==> flow/design.v <==
`timescale 1ns / 1ps
module xbip_dsp48_macro_0 (
    input wire                 CLK,
    input wire                 CE,
    input wire signed  [7:0]   A,
    input wire signed  [7:0]   B,
    input wire signed  [30:0]  C,
    output wire signed [31:0]  P
);
assign P = A * B + C;
endmodule
`timescale 1ns / 1ps
module MAC(
    input wire rstn_i,
    input wire clk_i,
    input wire dsp_enable_i,
    input wire dsp_valid_i,
    input wire signed [7:0] dsp_input_i,
    input wire signed [7:0] dsp_weight_i,
    output wire valid_o_d,
    output reg done_o,
    output wire signed [31:0] dsp_output_o
);
reg signed [30:0] partial_sum;     
reg signed [31:0] dsp_output;
wire signed [31:0] dsp_temp;
wire dsp_valid_o;
reg [1:0] dsp_valid_delay;
assign dsp_output_o = dsp_output;
assign dsp_valid_o = dsp_valid_delay[0];
assign valid_o_d = dsp_valid_delay[1];
always @(posedge clk_i or negedge rstn_i) begin
    if (!rstn_i) begin
        partial_sum <= 0;
    end else if (valid_o_d) begin
        partial_sum <= 0;
    end else begin
        partial_sum <= $signed ({dsp_temp[31],dsp_temp[29:0]});
    end 
end
always @(posedge clk_i or negedge rstn_i) begin
    if (!rstn_i) begin
        dsp_valid_delay <=0;
    end
    else begin
        dsp_valid_delay[0] <= dsp_valid_i;
        dsp_valid_delay[1] <= dsp_valid_delay[0];
    end
end
always @(posedge clk_i or negedge rstn_i) begin    
    if(!rstn_i) begin
        dsp_output <= 0;
        done_o <= 0;
    end
    else if (dsp_valid_o) begin
        dsp_output <= dsp_temp;
        done_o <= 1;
    end
    else begin
        dsp_output <=0;
        done_o <= 0;
    end
end 
xbip_dsp48_macro_0 DSP_for_MAC (
    .CLK(clk_i),              
    .CE(dsp_enable_i),        
    .A(dsp_input_i),          
    .B(dsp_weight_i),         
    .C(partial_sum),          
    .P(dsp_temp)              
);
endmodule
module Quantize
#(
    parameter WIDTH_INPUT       = 32, 
    parameter WIDTH_OUTPUT      = 8,
    parameter NUM_CALCULATE     = 8,
    parameter SCALIING_FACTOR   = 2408, 
    parameter QUANTIZE_BIT      = 8
)
(
    input wire                              clk_i,           
    input wire                              rstn_i,          
    input wire                              i_q_en,          
    input wire signed   [WIDTH_INPUT-1:0]   din_i,           
    output wire signed  [WIDTH_OUTPUT-1:0]  o_qout,          
    output wire                             o_qvalid,        
    output wire                             done_o           
);
    localparam LOCAL_COUNTER = $clog2(NUM_CALCULATE);  
    reg         [LOCAL_COUNTER-1:0] rCnt;                
    reg signed  [WIDTH_INPUT-1:0]   rScaled;             
    reg signed  [WIDTH_OUTPUT-1:0]  rClipped;            
    reg     rEn_delay;                                   
    reg     q_valid;                                     
    reg     q_done;                                      
    always @(posedge clk_i) begin
        if (!rstn_i) begin
            rEn_delay <= 0;                        
        end else begin
            rEn_delay <= i_q_en;                   
        end
    end
    always @(posedge clk_i or negedge rstn_i) begin
        if (!rstn_i) begin
            rScaled <= 0;                           
        end else if(din_i >= 0) begin
            rScaled <= (din_i + SCALIING_FACTOR / 2) / SCALIING_FACTOR;  
        end else begin
            rScaled <= (din_i - SCALIING_FACTOR / 2) / SCALIING_FACTOR;  
        end
    end
    always @(posedge clk_i) begin
        if (!rstn_i) begin
            q_valid <= 0;                          
            q_done  <= 0;                          
        end else if (rEn_delay) begin
            q_valid <= 1;                          
        end else if (rCnt == NUM_CALCULATE-2) begin
            q_done  <= 1;                           
        end else if (rCnt == NUM_CALCULATE-1) begin
            q_done  <= 0;                           
            q_valid <= 0;                          
        end
    end
    always @(posedge clk_i) begin
        if (!rstn_i) begin
            rCnt    <= 0;                              
        end else if(q_valid) begin
            rCnt <= rCnt + 1;                       
        end else begin
            rCnt <= 0;                              
        end
    end
    always @(posedge clk_i or negedge rstn_i) begin
        if (!rstn_i) begin
            rClipped <= 0;                          
        end else if (q_valid | rEn_delay) begin
            case(rScaled[QUANTIZE_BIT:QUANTIZE_BIT-1])
                2'b01:  begin
                    rClipped <= {(QUANTIZE_BIT-1){1'b1}};  
                end
                2'b10:  begin
                    rClipped <= {1'b1,{(QUANTIZE_BIT-1){1'b0}}};  
                end
                default:    begin
                    rClipped <= rScaled[QUANTIZE_BIT-1:0];  
                end
            endcase
        end else begin
            rClipped <= 0;                          
        end
    end    
    assign o_qvalid = q_valid;                     
    assign done_o   = q_done;                        
    assign o_qout   = rClipped;                      
endmodule
module Dequantize
#(
    parameter WIDTH_INPUT       = 32,
    parameter WIDTH_OUTPUT      = 32,
    parameter SCALIING_FACTOR_X = 2408,   
    parameter SCALIING_FACTOR_Y = 134,    
    parameter NUM_COUNTER_BIT   = 3,
    parameter NUM_CALCULATE     = 4
)
(
    input wire  clk_i,                               
    input wire  rstn_i,                              
    input wire signed   [WIDTH_INPUT-1:0]   din_i,   
    input wire  valid_i,                             
    output wire valid_o,                             
    output wire done_o,                              
    output wire signed  [WIDTH_OUTPUT-1:0]  dout_o   
);
    reg         [NUM_COUNTER_BIT-1:0]   rCnt;            
    reg signed  [WIDTH_OUTPUT-1:0]      rScaled;         
    reg         q_done;                                  
    reg [1:0]   valid_delay;                             
    always @(posedge clk_i or negedge rstn_i) begin
        if (!rstn_i) begin
            rScaled <= 0;
        end else begin
            rScaled <= din_i * SCALIING_FACTOR_X * SCALIING_FACTOR_Y; 
        end
    end
    always @(posedge clk_i or negedge rstn_i) begin
        if (!rstn_i) begin
            q_done <= 0;
        end else if (rCnt == NUM_CALCULATE-2) begin
            q_done <= 1;
        end else if (rCnt == NUM_CALCULATE-1) begin
            q_done <= 0;
        end
    end
    always @(posedge clk_i or negedge rstn_i) begin
        if (!rstn_i) begin
            rCnt <= 0;
        end else if (valid_o) begin
            rCnt <= rCnt + 1;
        end else begin
            rCnt <= 0;
        end
    end
    always @(posedge clk_i or negedge rstn_i) begin
        if (!rstn_i) begin
            valid_delay <= 0;
        end else begin
            valid_delay[0] <= valid_i;
            valid_delay[1] <= valid_delay[0];
        end
    end
    assign done_o = q_done;
    assign valid_o = valid_delay[1];
    assign dout_o = rScaled;
endmodule
module top(
    input wire                  clk_i,           
    input wire                  rstn_i,          
    input wire                  start_i,         
    input wire signed   [31:0]  vector_x_i,      
    input wire signed   [31:0]  quant_w_i,       
    output wire                 done_o,          
    output wire signed  [31:0]  dout_o           
);
wire quantize_done;                        
wire dequantize_done;                      
wire signed [7:0]   quantized_data;          
wire signed [31:0]  mac_out [3:0];           
reg signed  [31:0]  mac_o [3:0];             
wire valid;                                
wire mac_done;                             
wire [3:0] mac_done_w;                     
assign mac_done = mac_done_w[0];
reg q_valid;                               
reg [31:0] q_in;                           
Quantize #(
    .WIDTH_INPUT(32), 
    .WIDTH_OUTPUT(8),
    .NUM_CALCULATE(8),                     
    .SCALIING_FACTOR(2408),                
    .QUANTIZE_BIT(8) 
) quantize_inst (
    .clk_i(clk_i),                         
    .rstn_i(rstn_i),                       
    .i_q_en(start_i),                      
    .din_i(vector_x_i),                    
    .o_qout(quantized_data),               
    .o_qvalid(valid),                      
    .done_o(quantize_done)                 
);
genvar i;
generate 
    for (i = 0; i < 4; i = i + 1) begin : mac_gen
        MAC mymac(
            .clk_i(clk_i),                 
            .rstn_i(rstn_i),               
            .dsp_enable_i(valid),          
            .dsp_valid_i(quantize_done),   
            .dsp_input_i(quantized_data),  
            .dsp_weight_i(quant_w_i[32-1-8*i:32-8*(i+1)]),  
            .done_o(mac_done_w[i]),        
            .dsp_output_o(mac_out[i])      
        );
        always @(posedge clk_i or negedge rstn_i) begin
            if (!rstn_i) begin
                mac_o[i] <= 0;             
            end else if (mac_done) begin
                mac_o[i] <= mac_out[i];    
            end
        end
    end
endgenerate
Dequantize #(
    .WIDTH_INPUT(32),                      
    .WIDTH_OUTPUT(32), 
    .SCALIING_FACTOR_X(2408), 
    .SCALIING_FACTOR_Y(134),
    .NUM_COUNTER_BIT(3),                   
    .NUM_CALCULATE(4) 
) dequantize_inst (
    .clk_i(clk_i),                         
    .rstn_i(rstn_i),                       
    .din_i(q_in),                          
    .valid_i(q_valid),                     
    .done_o(dequantize_done),              
    .dout_o(dout_o)                        
);
reg [1:0] qCnt;                            
always @(posedge clk_i or negedge rstn_i) begin
    if (!rstn_i) begin
        qCnt <= 0;                         
    end else if (q_valid) begin
        qCnt <= qCnt + 1;                  
    end
end
always @(posedge clk_i or negedge rstn_i) begin
    if (!rstn_i) begin
        q_valid <= 0;                      
    end else if (mac_done) begin
        q_valid <= 1;                      
    end else if (qCnt == 3) begin
        q_valid <= 0;                      
    end
end
always @(posedge clk_i or negedge rstn_i) begin
    if (!rstn_i) begin
        q_in <= 0;                         
    end else if (q_valid) begin
        q_in <= mac_o[qCnt];               
    end else begin
        q_in <= 0;                         
    end
end
assign done_o = dequantize_done ? 1 : 0;   
endmodule
# From RTL to reports: top
# Tool output for the design above before and after an edit, in the order of the flow.
# Lines under "before" count in the file above, lines under "after" in the edited file.
# "delta": "after" minus "before" as printed here.
# Cell names lack the library's common part.
# The mark - stands for no value.
[design] design="top" clock_port="clk_i" lib="sky130hd" pvt_corner="tt_025C_1v80"

# The edit
# The edit as a unified diff against the file above.
# This change comes from a script, not from a designer; no optimisation was intended.
# begin of diff
@@ -274,5 +274,5 @@
 Dequantize #(
     .WIDTH_INPUT(32),                      
-    .WIDTH_OUTPUT(32), 
+    .WIDTH_OUTPUT(40), 
     .SCALIING_FACTOR_X(2408), 
     .SCALIING_FACTOR_Y(134),
# end of diff

# Word level
# Source: Yosys, flattened and elaborated. Widths are those after wreduce. Registers that Yosys merges into a memory's read port (data or address) are not register bits. Print and check cells do not count. Equal cells are merged and count once.
[bits] item="regBits" before=481 after=481 delta=0
[bits] item="output_inout_bits" before=33 after=33 delta=0
[bits] item="elab_cells" before=92 after=92 delta=0
[bits] item="clocked_rd_ports_x_width" before=0 after=0 delta=0
[bits] item="romBits" before=0 after=0 delta=0
[bits] item="mem_bits_rw" before=0 after=0 delta=0
[bits] item="in_bits" before=67 after=67 delta=0
[bits] item="n_memories" before=0 after=0 delta=0
[bits] item="latch_bits" before=0 after=0 delta=0
[classes] item="n_addsub" before=9 after=9 delta=0
[classes] item="div_mod_pow" before=2 after=2 delta=0
[classes] item="mul" before=6 after=6 delta=0
[classes] item="eq_ne" before=10 after=10 delta=0
[classes] item="cmp" before=1 after=1 delta=0
[classes] item="mux" before=24 after=24 delta=0
[classes] item="reduce_logical" before=8 after=8 delta=0
[classes] item="n_shift" before=0 after=0 delta=0
[classes] item="n_logic" before=2 after=2 delta=0
[op_table] op="multiplier 29 x 8 -> 28 bit (second input constant)" before=1 after=0 delta=-1
[op_table] op="multiplier 32 x 10 -> 29 bit (second input constant)" before=1 after=0 delta=-1
[op_table] op="multiplier 32 x 10 -> 37 bit (second input constant)" before=0 after=1 delta=1
[op_table] op="multiplier 37 x 8 -> 28 bit (second input constant)" before=0 after=1 delta=1
[op_table] op="2-to-1 mux 1 bit" before=10 after=10 delta=0
[op_table] op="2-to-1 mux 32 bit" before=5 after=5 delta=0
[op_table] op="adder 32 x 31 -> 32 bit" before=4 after=4 delta=0
[op_table] op="multiplier 8 x 8 -> 16 bit" before=4 after=4 delta=0
[op_table] op="2-to-1 mux 31 bit" before=4 after=4 delta=0
[op_table] op="nonzero test 2 bit" before=4 after=4 delta=0
[op_table] op="== test 2 bit (second input constant)" before=3 after=3 delta=0
[op_table] op="AND reduction 2 bit" before=3 after=3 delta=0
[op_table] op="adder 3 x 1 -> 3 bit (second input constant)" before=2 after=2 delta=0
[op_table] op="divider 32 x 13 -> 32 bit (second input constant)" before=2 after=2 delta=0
[op_table] op="== test 2 x 1 -> 1 bit (second input constant)" before=2 after=2 delta=0
[op_table] op="== test 3 x 2 -> 1 bit (second input constant)" before=2 after=2 delta=0
[op_table] op="== test 3 bit (second input constant)" before=2 after=2 delta=0
[op_table] op="adder 2 x 1 -> 2 bit (second input constant)" before=1 after=1 delta=0
[op_table] op="adder 32 x 12 -> 32 bit (second input constant)" before=1 after=1 delta=0
[op_table] op="greater-or-equal comparator 32 x 1 -> 1 bit (second input constant)" before=1 after=1 delta=0
[op_table] op="logical NOT 2 bit" before=1 after=1 delta=0
[op_table] op="2-to-1 mux 3 bit" before=1 after=1 delta=0
[op_table] op="2-to-1 mux 8 bit" before=1 after=1 delta=0
[op_table] op="2-to-1 mux 9 bit" before=1 after=1 delta=0
[op_table] op="!= test 2 x 1 -> 1 bit (second input constant)" before=1 after=1 delta=0
[op_table] op="inverter 1 bit" before=1 after=1 delta=0
[op_table] op="OR 1 bit" before=1 after=1 delta=0
[op_table] op="parallel mux 32 bit (select 4 bit)" before=1 after=1 delta=0
# Not every row of either side is listed.

# Logic depth
# Longest topological path by Yosys (ltp), each cell counted once; first at word level (registers and memories cut), then after technology mapping (sequential cells cut; the memories' decode and read muxes count).
[logic_depth] item="ltp_word" before=4 after=4 delta=0
[logic_depth] item="ABC_AREA" before="0" after="0"
[logic_depth] item="depth_mapped" before=98 after=94 delta=-4
[logic_depth] item="mapped_depth_nobuf" before=78 after=79 delta=1

# Mapped cells and area
# The flow's flattened synthesis, as Yosys stat reports it; memories are mapped. The netlist is that of the ABC_AREA named above (0 if unset); the other value can give another one.
[by_type] cell_type="nand3_1" before=69 after=49 delta=-20
[by_type] cell_type="o21ai_0" before=128 after=112 delta=-16
[by_type] cell_type="xor2_1" before=110 after=97 delta=-13
[by_type] cell_type="inv_1" before=516 after=527 delta=11
[by_type] cell_type="a32oi_1" before=3 after=13 delta=10
[by_type] cell_type="mux2_2" before=130 after=121 delta=-9
[by_type] cell_type="mux2i_1" before=48 after=39 delta=-9
[by_type] cell_type="a221oi_1" before=5 after=14 delta=9
[by_type] cell_type="o211a_1" before=3 after=12 delta=9
[by_type] cell_type="and2_1" before=318 after=310 delta=-8
[by_type] cell_type="a31oi_1" before=35 after=27 delta=-8
[by_type] cell_type="a21o_1" before=42 after=49 delta=7
[by_type] cell_type="nor4_1" before=22 after=15 delta=-7
[by_type] cell_type="o21a_1" before=22 after=29 delta=7
[by_type] cell_type="or3_1" before=20 after=27 delta=7
[by_type] cell_type="a21boi_1" before=7 after=0 delta=-7
[by_type] cell_type="o21bai_1" before=159 after=165 delta=6
[by_type] cell_type="or2_1" before=10 after=16 delta=6
# Not every row of either side is listed.
[synth_totals] item="sequential_area_um2" before=10630.2 after=10630.2 delta=0.0
[synth_totals] item="buffers" before=170 after=165 delta=-5
[synth_totals] item="stdcells" before=4864 after=4857 delta=-7
[synth_totals] item="ff_cells" before=426 after=426 delta=0
[synth_totals] item="mapped_area_um2" before=45496.1 after=45518.7 delta=22.6
# The figures by module come from a second, unflattened synthesis with its own total; it is not the netlist above.
[hier_totals] item="cells_unflattened" before=5830 after=6060 delta=230
[hier_totals] item="area_unflattened_um2" before=57774.2 after=59940.0 delta=2165.8
# Rows give one instance, submodules left out.
[modules_before] mod="xbip_dsp48_macro_0" n_cells=538 seq_area_um2=0.0 mod_area_um2=5429.0 n_inst=4
[modules_before] mod="Quantize" n_cells=1904 seq_area_um2=545.5 mod_area_um2=13850.8 n_inst=1
[modules_before] mod="MAC" n_cells=135 seq_area_um2=1626.6 mod_area_um2=2085.8 n_inst=4
[modules_before] mod="Dequantize" n_cells=734 seq_area_um2=850.8 mod_area_um2=7223.2 n_inst=1
[modules_before] mod="top" n_cells=500 seq_area_um2=4078.9 mod_area_um2=6641.4 n_inst=1
[modules_after] mod="xbip_dsp48_macro_0" n_cells=538 seq_area_um2=0.0 mod_area_um2=5429.0 n_inst=4
[modules_after] mod="Quantize" n_cells=1904 seq_area_um2=545.5 mod_area_um2=13850.8 n_inst=1
[modules_after] mod="Dequantize" n_cells=964 seq_area_um2=1051.0 mod_area_um2=9389.0 n_inst=1
[modules_after] mod="MAC" n_cells=135 seq_area_um2=1626.6 mod_area_um2=2085.8 n_inst=4
[modules_after] mod="top" n_cells=500 seq_area_um2=4078.9 mod_area_um2=6641.4 n_inst=1

# Timing after synthesis
# OpenSTA on the mapped netlist: ideal clock, no wires. The path of least setup slack (recovery checks aside). Input and output delay are each 20% of the period. Register names are those of the netlist, which keeps one name where synthesis merged equal registers.
[synth_timing] item="path_kind" before="input port to flip-flop" after="input port to flip-flop"
[synth_timing] item="from" before="in vector_x_i[31]" after="in vector_x_i[31]"
[synth_timing] item="to" before="reg quantize_inst.rScaled[6]" after="reg quantize_inst.rScaled[6]"
[synth_timing] item="n_path_buf" before=13 after=7 delta=-6
[synth_timing] item="stages" before=89 after=83 delta=-6
[synth_timing] item="path_slack_ns" before=6.447 after=6.320 delta=-0.127
[synth_timing] item="input_delay_ns" before=6.600 after=6.600 delta=0.000
[synth_timing] item="period_ns" before=33.0 after=33.0 delta=0.0
[synth_timing] item="arrival_ns" before=26.473 after=26.547 delta=0.074
[synth_timing] item="t_first_pin_ns" before=6.600 after=6.600 delta=0.000
[synth_timing] item="path_delay_ns" before=19.953 after=20.081 delta=0.128
[synth_timing] item="setup_ns" before=0.080 after=0.134 delta=0.054
[synth_timing] item="required_ns" before=32.920 after=32.866 delta=-0.054
[synth_timing] item="synth_period_reached_ns" before=26.553 after=26.68 delta=0.127
# "path_delay_ns" is the arrival time less input delay plus setup time.
# "stages": output pins that drive a net of the path, with the launching flip-flop's if there is one; two outputs of one cell count as two.
# "synth_period_reached_ns" is the clock period less the worst setup slack; recovery checks do not enter. This is arithmetic on one report: input and output delays are still those of the set period (20% each).
# The rows between start and end are the longest chain of elaborated cells between them; the timing report does not say that the signal goes this way. Where chains are equally long, one stands for them.
# Each line given opens the expression or statement behind the cell; cells for indexed reads and writes are added by Yosys, which also makes memories of some case tables.
# At most two assigning lines are given for a register; there are more.
[synth_via_before] path_cell_list="clkbuf_1 -> ha_1 -> buf_2 -> a21oi_2 -> o211ai_1 -> a221oi_2 -> nand2_1 -> xnor2_1 -> o211a_2 -> nand4bb_1 -> nor4_4 -> o311ai_2 -> and2_1 -> o21ai_1 -> xor2_1 -> buf_2 -> o311a_2 -> a21oi_4 -> [... 53 more ...] -> mux2i_1 -> xor2_1 -> o21ba_2 -> o21ai_4 -> a21oi_4 -> clkbuf_1 -> o21ai_1 -> o31ai_1 -> a31o_1 -> nand2_1 -> nand2_1 -> o211ai_1 -> o21ai_0 -> a21oi_1 -> ha_1 -> and3_1 -> a21oi_1 -> xnor2_1" elab_chain_cells=3 cone_cells=6 cone_lines=3 cone_classes="add/sub (2); div (2); compare (1); mux (1)"
[synth_lines_before] item="from (decl)" line=221 source="input wire signed   [31:0]  vector_x_i,"
[synth_lines_before] item="subtractor 32 x 12 -> 32 bit" line=110 source="rScaled <= (din_i - SCALIING_FACTOR / 2) / SCALIING_FACTOR;"
[synth_lines_before] item="divider 32 x 13 -> 32 bit" line=110
[synth_lines_before] item="2-to-1 mux 9 bit" line=107 source="end else if(din_i >= 0) begin"
[synth_lines_before] item="to (assign)" line=108 source="rScaled <= (din_i + SCALIING_FACTOR / 2) / SCALIING_FACTOR;"
[synth_lines_before] item="to (assign)" line=110
[synth_lines_before] item="to (decl)" line=92 source="reg signed  [WIDTH_INPUT-1:0]   rScaled;"
[synth_via_after] path_cell_list="clkbuf_1 -> ha_1 -> buf_2 -> and2_4 -> and3_1 -> a221o_1 -> or3_1 -> a221o_1 -> a211o_4 -> or3_4 -> o21ai_1 -> xor2_2 -> a22oi_4 -> o21ai_4 -> mux2_4 -> a211o_2 -> a2111oi_2 -> or2_2 -> [... 47 more ...] -> o31ai_2 -> a21oi_1 -> buf_4 -> o221ai_1 -> nand3b_1 -> o211ai_4 -> mux2_4 -> o32a_1 -> or3_1 -> a22oi_2 -> nor2_1 -> o21a_1 -> ha_1 -> inv_1 -> nor2_1 -> inv_1 -> o21ai_0 -> xnor2_1" elab_chain_cells=3 cone_cells=6 cone_lines=3 cone_classes="add/sub (2); div (2); compare (1); mux (1)"
[synth_lines_after] item="from (decl)" line=221 source="input wire signed   [31:0]  vector_x_i,"
[synth_lines_after] item="subtractor 32 x 12 -> 32 bit" line=110 source="rScaled <= (din_i - SCALIING_FACTOR / 2) / SCALIING_FACTOR;"
[synth_lines_after] item="divider 32 x 13 -> 32 bit" line=110
[synth_lines_after] item="2-to-1 mux 9 bit" line=107 source="end else if(din_i >= 0) begin"
[synth_lines_after] item="to (assign)" line=108 source="rScaled <= (din_i + SCALIING_FACTOR / 2) / SCALIING_FACTOR;"
[synth_lines_after] item="to (assign)" line=110
[synth_lines_after] item="to (decl)" line=92 source="reg signed  [WIDTH_INPUT-1:0]   rScaled;"

# Path in the finished layout
# From the final timing report of the runs of pair 1: the path of least setup slack in the routed layout; clock arrival at registers is part of the times.
[layout_timing] item="path_kind" before="input port to flip-flop" after="input port to flip-flop"
[layout_timing] item="from" before="in vector_x_i[31]" after="in vector_x_i[31]"
[layout_timing] item="to" before="reg quantize_inst.rScaled[6]" after="reg quantize_inst.rScaled[4]"
[layout_timing] item="arrival_ns" before=29.92 after=29.82 delta=-0.10
[layout_timing] item="t_first_pin_ns" before=6.28 after=6.28 delta=0.00
[layout_timing] item="period_ns" before=31.4 after=31.4 delta=0.0
[layout_timing] item="input_delay_ns" before=6.28 after=6.28 delta=0.00
[layout_timing] item="path_slack_ns" before=1.93 after=2.02 delta=0.09
[layout_timing] item="setup_ns" before=0.12 after=0.13 delta=0.01
[layout_timing] item="required_ns" before=31.85 after=31.84 delta=-0.01
[layout_timing] item="stages" before=82 after=79 delta=-3
[layout_timing] item="n_path_buf" before=4 after=3 delta=-1
# The rows between start and end are the longest chain of elaborated cells between them; the timing report does not say that the signal goes this way. Where chains are equally long, one stands for them.
# At most two assigning lines are given for a register; there are more.
[layout_via_before] path_cell_list="clkdlybuf4s50_1 -> buf_4 -> inv_1 -> ha_1 -> o211ai_1 -> o21a_2 -> xnor2_1 -> nor4_2 -> nand3_2 -> nor4_4 -> nand2_1 -> o31ai_2 -> xor2_1 -> and2_1 -> o21ai_1 -> xor2_1 -> buf_4 -> o311ai_2 -> [... 46 more ...] -> o31a_1 -> mux2i_1 -> xor2_1 -> o21ba_2 -> o21ai_4 -> a21oi_4 -> mux4_2 -> a21oi_1 -> and3_1 -> o211ai_1 -> a21oi_1 -> nand3b_4 -> nand2_1 -> a21oi_1 -> ha_1 -> and3_1 -> a21oi_1 -> xnor2_1" elab_chain_cells=3 cone_cells=6 cone_lines=3 cone_classes="add/sub (2); div (2); compare (1); mux (1)"
[layout_lines_before] item="from (decl)" line=221 source="input wire signed   [31:0]  vector_x_i,"
[layout_lines_before] item="subtractor 32 x 12 -> 32 bit" line=110 source="rScaled <= (din_i - SCALIING_FACTOR / 2) / SCALIING_FACTOR;"
[layout_lines_before] item="divider 32 x 13 -> 32 bit" line=110
[layout_lines_before] item="2-to-1 mux 9 bit" line=107 source="end else if(din_i >= 0) begin"
[layout_lines_before] item="to (assign)" line=108 source="rScaled <= (din_i + SCALIING_FACTOR / 2) / SCALIING_FACTOR;"
[layout_lines_before] item="to (assign)" line=110
[layout_lines_before] item="to (decl)" line=92 source="reg signed  [WIDTH_INPUT-1:0]   rScaled;"
[layout_via_after] path_cell_list="clkdlybuf4s50_1 -> buf_4 -> inv_1 -> ha_1 -> or2_2 -> a41oi_2 -> xnor2_1 -> a2111oi_1 -> o2111ai_1 -> or3_1 -> or2_1 -> a2111oi_0 -> o21a_1 -> nor2_1 -> o21ai_4 -> mux2_4 -> a211oi_4 -> a211oi_2 -> [... 43 more ...] -> o31ai_2 -> a21oi_1 -> buf_4 -> mux2i_1 -> xnor2_1 -> a221oi_1 -> mux2_4 -> o32a_1 -> o2111a_1 -> a311oi_1 -> nor2_1 -> o21a_1 -> ha_1 -> inv_1 -> nor2_1 -> inv_1 -> o21ai_0 -> xor2_1" elab_chain_cells=3 cone_cells=6 cone_lines=3 cone_classes="add/sub (2); div (2); compare (1); mux (1)"
[layout_lines_after] item="from (decl)" line=221 source="input wire signed   [31:0]  vector_x_i,"
[layout_lines_after] item="subtractor 32 x 12 -> 32 bit" line=110 source="rScaled <= (din_i - SCALIING_FACTOR / 2) / SCALIING_FACTOR;"
[layout_lines_after] item="divider 32 x 13 -> 32 bit" line=110
[layout_lines_after] item="2-to-1 mux 9 bit" line=107 source="end else if(din_i >= 0) begin"
[layout_lines_after] item="to (assign)" line=108 source="rScaled <= (din_i + SCALIING_FACTOR / 2) / SCALIING_FACTOR;"
[layout_lines_after] item="to (assign)" line=110
[layout_lines_after] item="to (decl)" line=92 source="reg signed  [WIDTH_INPUT-1:0]   rScaled;"

# Flow runs
# Runs of the flow (Yosys, OpenROAD) on both versions; the two runs of a pair have the same settings. The constraints put input and output delay at 20% of the set period each and load the outputs with 0.01 pF.
[settings_pair_1] period_ns=31.4 CAP_MARGIN=20 CORE_MARGIN=2 CORE_UTILIZATION=40 SLEW_MARGIN=20
[results_pair_1] item="setup_worst_slack_ns" before=1.928 after=2.021 delta=0.093
[results_pair_1] item="synth_area_um2" before=45496.1 after=45518.7 delta=22.6
[results_pair_1] item="die_footprint_um2" before=116455.0 after=116510.0 delta=55.0
[results_pair_1] item="fin_tns_ns" before=0.000 after=0.000 delta=0.000
[results_pair_1] item="hold_ws_ns" before=0.337 after=0.344 delta=0.007
[results_pair_1] item="period_less_ws_ns" before=29.472 after=29.379 delta=-0.093
[results_pair_1] item="final_util_pct" before=44.0 after=44.2 delta=0.2
[settings_pair_2] CORE_MARGIN=9 CORE_UTILIZATION=19 CTS_CLUSTER_SIZE=74 MIN_ROUTING_LAYER="met2" PLACE_DENSITY=0.44 SLEW_MARGIN=25 period_ns=32.1 CAP_MARGIN=20
[results_pair_2] item="setup_worst_slack_ns" before=1.887 after=1.800 delta=-0.087
[results_pair_2] item="synth_area_um2" before=45496.1 after=45518.7 delta=22.6
[results_pair_2] item="die_footprint_um2" before=257394.0 after=257516.0 delta=122.0
[results_pair_2] item="fin_tns_ns" before=0.000 after=0.000 delta=0.000
[results_pair_2] item="hold_ws_ns" before=0.337 after=0.369 delta=0.032
[results_pair_2] item="period_less_ws_ns" before=30.213 after=30.300 delta=0.087
[results_pair_2] item="final_util_pct" before=21.8 after=21.8 delta=0.0
# By "period_less_ws_ns" is meant the clock period of the run minus its worst setup slack. This is arithmetic on one report: input and output delays are still those of the set period (20% each).
